==> flow/design.v <==
`timescale 1ns / 1ps
module lms_core #(
    parameter WIDTH = 16,
    parameter FRAC  = 8
)(
    input wire clk,
    input wire rst,
    input wire start,
    input wire signed [WIDTH-1:0] x_in,
    input wire signed [WIDTH-1:0] d_in,
    output reg signed [WIDTH-1:0] y_out,
    output reg signed [WIDTH-1:0] e_out,
    output reg done
);
    localparam signed [WIDTH-1:0] MU_FIXED = 16'd2; 
    reg signed [WIDTH-1:0] w0, w1, w2, w3, w4, w5, w6, w7;
    reg signed [WIDTH-1:0] x0, x1, x2, x3, x4, x5, x6, x7;
    reg [4:0] bit_idx;       
    reg signed [31:0] acc;       
    reg signed [WIDTH-1:0] w_sum;  
    reg signed [WIDTH-1:0] slice_reg; 
    reg signed [31:0] slice_shifted;
    reg signed [WIDTH-1:0] term0, term1, term2, term3, term4, term5, term6, term7;
    reg [2:0] state;
    localparam IDLE = 0, CALC_OFFSET = 1, CALC_SLICE = 2, CALC_ACC = 3, CALC_E = 4, UPDATE_W = 5;
    function signed [WIDTH-1:0] fixed_mul;
        input signed [WIDTH-1:0] a, b;
        reg signed [2*WIDTH-1:0] res;
        begin
            res = a * b;
            fixed_mul = res >>> FRAC;
        end
    endfunction
    always @(posedge clk) begin
        if (rst) begin
            w0<=0; w1<=0; w2<=0; w3<=0; w4<=0; w5<=0; w6<=0; w7<=0;
            x0<=0; x1<=0; x2<=0; x3<=0; x4<=0; x5<=0; x6<=0; x7<=0;
            y_out <= 0; e_out <= 0; done <= 0;
            state <= IDLE;
        end else begin
            case (state)
                IDLE: begin
                    done <= 0;
                    if (start) begin
                        x7<=x6; x6<=x5; x5<=x4; x4<=x3; x3<=x2; x2<=x1; x1<=x0;
                        x0 <= x_in;
                        state <= CALC_OFFSET;
                    end
                end
                CALC_OFFSET: begin
                    w_sum = w0 + w1 + w2 + w3 + w4 + w5 + w6 + w7;
                    acc <= -w_sum; 
                    bit_idx <= 0; 
                    state <= CALC_SLICE;
                end
                CALC_SLICE: begin
                    if (bit_idx == WIDTH-1) begin
                         slice_reg <= (x0[bit_idx] ? -w0 : w0) + 
                                      (x1[bit_idx] ? -w1 : w1) + 
                                      (x2[bit_idx] ? -w2 : w2) + 
                                      (x3[bit_idx] ? -w3 : w3) + 
                                      (x4[bit_idx] ? -w4 : w4) + 
                                      (x5[bit_idx] ? -w5 : w5) + 
                                      (x6[bit_idx] ? -w6 : w6) + 
                                      (x7[bit_idx] ? -w7 : w7);
                    end else begin
                         slice_reg <= (x0[bit_idx] ? w0 : -w0) + 
                                      (x1[bit_idx] ? w1 : -w1) + 
                                      (x2[bit_idx] ? w2 : -w2) + 
                                      (x3[bit_idx] ? w3 : -w3) + 
                                      (x4[bit_idx] ? w4 : -w4) + 
                                      (x5[bit_idx] ? w5 : -w5) + 
                                      (x6[bit_idx] ? w6 : -w6) + 
                                      (x7[bit_idx] ? w7 : -w7);
                    end
                    state <= CALC_ACC;
                end
                CALC_ACC: begin
                    slice_shifted = {{16{slice_reg[15]}}, slice_reg};
                    acc <= acc + (slice_shifted <<< bit_idx);
                    if (bit_idx == WIDTH-1)
                        state <= CALC_E;
                    else begin
                        bit_idx <= bit_idx + 1;
                        state <= CALC_SLICE;
                    end
                end
                CALC_E: begin
                    y_out <= acc >>> 9;
                    e_out <= d_in - (acc >>> 9);
                    state <= UPDATE_W;
                end
                UPDATE_W: begin
                    term0 = fixed_mul(MU_FIXED, x0);
                    term1 = fixed_mul(MU_FIXED, x1);
                    term2 = fixed_mul(MU_FIXED, x2);
                    term3 = fixed_mul(MU_FIXED, x3);
                    term4 = fixed_mul(MU_FIXED, x4);
                    term5 = fixed_mul(MU_FIXED, x5);
                    term6 = fixed_mul(MU_FIXED, x6);
                    term7 = fixed_mul(MU_FIXED, x7);
                    if (e_out > 0) begin
                        w0 <= w0 + term0; w1 <= w1 + term1; w2 <= w2 + term2; w3 <= w3 + term3;
                        w4 <= w4 + term4; w5 <= w5 + term5; w6 <= w6 + term6; w7 <= w7 + term7;
                    end else if (e_out < 0) begin
                        w0 <= w0 - term0; w1 <= w1 - term1; w2 <= w2 - term2; w3 <= w3 - term3;
                        w4 <= w4 - term4; w5 <= w5 - term5; w6 <= w6 - term6; w7 <= w7 - term7;
                    end
                    done <= 1;
                    state <= IDLE;
                end
            endcase
        end
    end
endmodule
Hand-over note for lms_core

* Step by step through the tools: lms_core *
Tool output for the design above before and after an edit, in the order of the flow.
"original" refers to lines of the RTL above, "edited" to lines of the edited file.
"difference": "edited" minus "original" as printed here. "relative change": 100 x difference / "original".
Operators carry their Yosys type and port widths (W data, S select, Z words).
Cell names lack the library's common part.
A cell with -- has no value.

inputs
  top module = lms_core
  clock input = clk
  standard-cell library = sky130hd
  corner = tt_025C_1v80

* The edit *
The edit as a unified diff against the file above.
The edited RTL no longer does the same as the RTL above: the edit was made by script, with no optimisation intended.

begin of diff
@@ -49,5 +49,5 @@
                 end
                 CALC_OFFSET: begin
-                    w_sum = w0 + w1 + w2 + w3 + w4 + w5 + w6 + w7;
+                    w_sum = (w0 + w1 + w2 ^ w3) + w4 + w5 + w6 + w7;
                     acc <= -w_sum; 
                     bit_idx <= 0; 
end of diff

* Word level *
Source: Yosys, flattened and elaborated, memories not mapped. Widths are those after wreduce. Registers that Yosys merges into a memory's read port (data or address) are not register bits. Print and check cells do not count. Equal cells are merged and count once.

operators by class
  what                   original  edited  difference  relative change (%)
  $lt $le $gt $ge        2         2       0           0.00
  multiply operators     0         0       0           --
  eq/ne operators        8         8       0           0.00
  shift-type cells       9         9       0           0.00
  bitwise operators      1         2       +1          +100.00
  muxes and demuxes      40        40      0           0.00
  add/sub/neg operators  49        48      -1          -2.04
  div/mod/pow operators  0         0       0           --
  reduce/logical cells   11        11      0           0.00

operators with widths
  cell              original  edited  difference  relative change (%)
  $add A16 B16 Y16  21        20      -1          -4.76
  $xor A16 B16 Y16  0         1       +1          --

Unchanged operator kinds not shown: 29.

storage and ports
  what                             original  edited  difference  relative change (%)
  cells after elaboration          143       143     0           0.00
  bits of input ports              35        35      0           0.00
  output and inout bits            33        33      0           0.00
  latch bits                       0         0       0           --
  clocked read ports x word width  0         0       0           --
  bits in writable memories        0         0       0           --
  bits in read-only memories       0         0       0           --
  register bits after elaboration  345       345     0           0.00
  memories                         0         0       0           --

* Depth *
Depth = most cells in a row (Yosys ltp): at word level without a register or memory, in the mapped netlist without a sequential cell, where the memories' decode and read muxes count.

logic depth
  what                     original  edited  difference  relative change (%)
  depth after elaboration  10        10      0           0.00
  ABC_AREA                 0         0       --          --
  depth in mapped cells    30        31      +1          +3.33

* Synthesis result *
The flow's flattened synthesis, as Yosys stat reports it; memories are mapped. The netlist is that of the ABC_AREA named above (0 if unset); the other value can give another one.

cell types
  cell      original  edited  difference  relative change (%)
  inv_1     472       268     -204        -43.22
  xor2_1    86        169     +83         +96.51
  xnor2_1   350       293     -57         -16.29
  fa_1      267       241     -26         -9.74
  clkbuf_1  160       184     +24         +15.00
  nand2b_1  34        55      +21         +61.76
  a211oi_1  64        46      -18         -28.12
  ha_1      220       237     +17         +7.73
  nor3_1    132       149     +17         +12.88
  a21oi_1   465       481     +16         +3.44
  nor2_1    325       340     +15         +4.62
  mux2i_1   77        91      +14         +18.18
  a22oi_1   1         14      +13         +1300.00
  o21ai_0   97        109     +12         +12.37
  nor2b_1   71        59      -12         -16.90
  or3_1     46        34      -12         -26.09
  nand4_1   15        4       -11         -73.33
  nand3b_1  13        2       -11         -84.62

Unchanged cell types not shown: 15.
Not every row of either side is listed.

synthesis totals
  what                              original  edited   difference  relative change (%)
  cell area after synthesis (um^2)  35395.2   35037.4  -357.8      -1.01
  flip-flop cells                   341       341      0           0.00
  standard cells after synthesis    4403      4315     -88         -2.00

* Path before layout *
OpenSTA on the mapped netlist: ideal clock, no wires. The path of least setup slack (recovery checks aside). Input and output delay are each 20% of the period. Register names are those of the netlist, which keeps one name where synthesis merged equal registers.

path post-synthesis
  what                           original              edited                difference  relative change (%)
  path type                      register to register  register to register  --          --
  start                          reg bit_idx[0]        reg bit_idx[1]        --          --
  end                            reg slice_reg[15]     reg slice_reg[14]     --          --
  path slack (ns)                1.241                 0.947                 -0.294      --
  stages on the path             25                    28                    +3          +12.00
  data arrival time (ns)         6.495                 6.797                 +0.302      +4.65
  data required time (ns)        7.736                 7.744                 +0.008      +0.10
  time at the first pin (ns)     0.000                 0.000                 0.000       --
  clock period (ns)              8.0                   8.0                   0.0         0.00
  delay of the path (ns)         6.759                 7.053                 +0.294      +4.35
  synthesis period reached (ns)  6.759                 7.053                 +0.294      +4.35

"delay of the path" is the arrival time less input delay plus setup time.
"stages on the path" counts driving pins, that of a launching flip-flop among them; a cell with two outputs on the path counts twice.
"synthesis period reached" is the clock period less the worst setup slack; recovery checks do not enter. This is arithmetic on one report: input and output delays are still those of the set period (20% each).
The rows between start and end are the longest chain of elaborated cells between them; the timing report does not say that the signal goes this way. Where chains are equally long, one stands for them.
Each line given opens the expression or statement behind the cell; cells for indexed reads and writes are added by Yosys, which also makes memories of some case tables.

on the way, post-synthesis, original
  path through = edfxtp_1 -> buf_4 -> buf_6 -> buf_4 -> mux4_2 -> mux4_2 -> clkbuf_1 -> a31oi_1 -> xnor2_1 -> fa_1 -> fa_1 -> fa_1 -> inv_1 -> fa_1 -> inv_1 -> ha_1 -> a211oi_1 -> o21ai_0 -> o31ai_1 -> nand4b_1 -> a31oi_1 -> a21o_1 -> a21oi_1 -> xor2_1 -> a211oi_2
  length of the longest elaborated chain = 10
  elaborated cells between the ends (all ways) = 40

RTL lines, path post-synthesis, original
  what                           line  RTL
  start: declaration             18    reg [4:0] bit_idx;
  start: assignment              53    bit_idx <= 0;
  start: assignment              84    bit_idx <= bit_idx + 1;
  $shiftx A16 B5 Y1              67    slice_reg <= (x0[bit_idx] ? w0 : -w0) +
  $mux W16                       67
  $add A16 B16 Y16 (7 in a row)  67
  $mux W16                       57    if (bit_idx == WIDTH-1) begin
  end: assignment                58    slice_reg <= (x0[bit_idx] ? -w0 : w0) +
  end: assignment                67
  end: declaration               21    reg signed [WIDTH-1:0] slice_reg;

on the way, post-synthesis, edited
  path through = edfxtp_1 -> clkbuf_1 -> clkbuf_1 -> mux4_2 -> o211ai_1 -> o21a_1 -> clkbuf_1 -> clkbuf_1 -> nor2_1 -> xor2_1 -> fa_1 -> inv_1 -> fa_1 -> fa_1 -> inv_1 -> fa_1 -> ha_1 -> inv_1 -> fa_1 -> nor2b_1 -> o21ai_0 -> a21boi_0 -> o21a_1 -> o21ai_0 -> a21oi_1 -> nor3_1 -> or4_1 -> and4_1
  length of the longest elaborated chain = 10
  elaborated cells between the ends (all ways) = 40

RTL lines, path post-synthesis, edited
  what                           line  RTL
  start: declaration             18    reg [4:0] bit_idx;
  start: assignment              53    bit_idx <= 0;
  start: assignment              84    bit_idx <= bit_idx + 1;
  $shiftx A16 B5 Y1              67    slice_reg <= (x0[bit_idx] ? w0 : -w0) +
  $mux W16                       67
  $add A16 B16 Y16 (7 in a row)  67
  $mux W16                       57    if (bit_idx == WIDTH-1) begin
  end: assignment                58    slice_reg <= (x0[bit_idx] ? -w0 : w0) +
  end: assignment                67
  end: declaration               21    reg signed [WIDTH-1:0] slice_reg;

* Timing after layout *
Path of least setup slack in the final report of each run of pair 1 (OpenROAD, finished layout, wires in). Where an end is a register, its clock arrival counts in the times.

path post-layout
  what                        original              edited                difference  relative change (%)
  path type                   register to register  register to register  --          --
  start                       reg bit_idx[3]        reg bit_idx[0]        --          --
  end                         reg slice_reg[15]     reg slice_reg[14]     --          --
  data required time (ns)     8.32                  8.37                  +0.05       +0.60
  path slack (ns)             0.74                  0.57                  -0.17       --
  data arrival time (ns)      7.58                  7.80                  +0.22       +2.90
  clock period (ns)           8.0                   8.0                   0.0         0.00
  stages on the path          21                    23                    +2          +9.52
  time at the first pin (ns)  0.59                  0.61                  +0.02       +3.39

The rows between start and end are the longest chain of elaborated cells between them; the timing report does not say that the signal goes this way. Where chains are equally long, one stands for them.

on the way, post-layout, original
  path through = edfxtp_1 -> mux4_2 -> mux4_2 -> a31oi_1 -> xnor2_1 -> fa_1 -> fa_1 -> fa_1 -> inv_1 -> fa_1 -> inv_1 -> ha_1 -> a211oi_1 -> o21ai_0 -> o31ai_1 -> nand4b_1 -> a31oi_1 -> a21o_1 -> a21oi_1 -> xor2_1 -> a211oi_2
  length of the longest elaborated chain = 10
  elaborated cells between the ends (all ways) = 40

RTL lines, path post-layout, original
  what                           line  RTL
  start: declaration             18    reg [4:0] bit_idx;
  start: assignment              53    bit_idx <= 0;
  start: assignment              84    bit_idx <= bit_idx + 1;
  $shiftx A16 B5 Y1              67    slice_reg <= (x0[bit_idx] ? w0 : -w0) +
  $mux W16                       67
  $add A16 B16 Y16 (7 in a row)  67
  $mux W16                       57    if (bit_idx == WIDTH-1) begin
  end: assignment                58    slice_reg <= (x0[bit_idx] ? -w0 : w0) +
  end: assignment                67
  end: declaration               21    reg signed [WIDTH-1:0] slice_reg;

on the way, post-layout, edited
  path through = edfxtp_1 -> buf_4 -> nor2b_1 -> a22oi_1 -> a21oi_1 -> or2_2 -> buf_4 -> o21ai_0 -> xor2_1 -> fa_1 -> fa_1 -> fa_1 -> fa_1 -> fa_1 -> nor2b_1 -> o21ai_0 -> a21boi_0 -> o21a_1 -> o21ai_0 -> a21oi_1 -> nor4_1 -> or4b_2 -> and4_1
  length of the longest elaborated chain = 10
  elaborated cells between the ends (all ways) = 40

RTL lines, path post-layout, edited
  what                           line  RTL
  start: declaration             18    reg [4:0] bit_idx;
  start: assignment              53    bit_idx <= 0;
  start: assignment              84    bit_idx <= bit_idx + 1;
  $shiftx A16 B5 Y1              67    slice_reg <= (x0[bit_idx] ? w0 : -w0) +
  $mux W16                       67
  $add A16 B16 Y16 (7 in a row)  67
  $mux W16                       57    if (bit_idx == WIDTH-1) begin
  end: assignment                58    slice_reg <= (x0[bit_idx] ? -w0 : w0) +
  end: assignment                67
  end: declaration               21    reg signed [WIDTH-1:0] slice_reg;

* Measured runs *
Runs of the flow (Yosys, OpenROAD) on both versions; the two runs of a pair have the same settings. The constraints put input and output delay at 20% of the set period each and load the outputs with 0.01 pF.

settings, pair 1
  CORE_UTILIZATION = 40
  period_ns = 8.0
  CAP_MARGIN = 20
  CORE_MARGIN = 2
  SLEW_MARGIN = 20

results, pair 1
  what                                                      original  edited   difference  relative change (%)
  mapped cell area after synthesis (um^2)                   35395.2   35037.4  -357.8      -1.01
  area of the standard cells in the finished layout (um^2)  38788.5   38340.5  -448.0      -1.15
  lowest hold slack (ns)                                    0.453     0.460    +0.007      --
  total die area (um^2)                                     90884.2   89976.0  -908.2      -1.00
  power consumption (µW)                                    4334      4292     -42         -0.97
  final setup TNS (ns)                                      0.000     0.000    0.000       --
  worst setup slack after layout (ns)                       0.736     0.573    -0.163      --
  period achieved (ns)                                      7.264     7.427    +0.163      +2.24

settings, pair 2
  CORE_MARGIN = 2
  CORE_UTILIZATION = 33
  GPL_ROUTABILITY_DRIVEN = 0
  PLACE_DENSITY_LB_ADDON = 0.3
  SETUP_SLACK_MARGIN = -1.08
  period_ns = 11.7
  CAP_MARGIN = 20
  SLEW_MARGIN = 20

results, pair 2
  what                                                      original  edited    difference  relative change (%)
  mapped cell area after synthesis (um^2)                   35395.2   35037.4   -357.8      -1.01
  area of the standard cells in the finished layout (um^2)  38888.5   38433.1   -455.4      -1.17
  lowest hold slack (ns)                                    0.450     0.455     +0.005      --
  total die area (um^2)                                     109892.0  108798.0  -1094.0     -1.00
  power consumption (µW)                                    2919      2957      +38         +1.30
  final setup TNS (ns)                                      0.000     0.000     0.000       --
  worst setup slack after layout (ns)                       3.342     3.458     +0.116      --
  period achieved (ns)                                      8.358     8.242     -0.116      -1.39

"period achieved": clock period set for the run, less the worst setup slack. It is reckoned from that one timing run; input and output delays stay at 20% of the period that was set.
"power consumption" is the tool's figure for a default switching activity; nothing was simulated.

End of note.
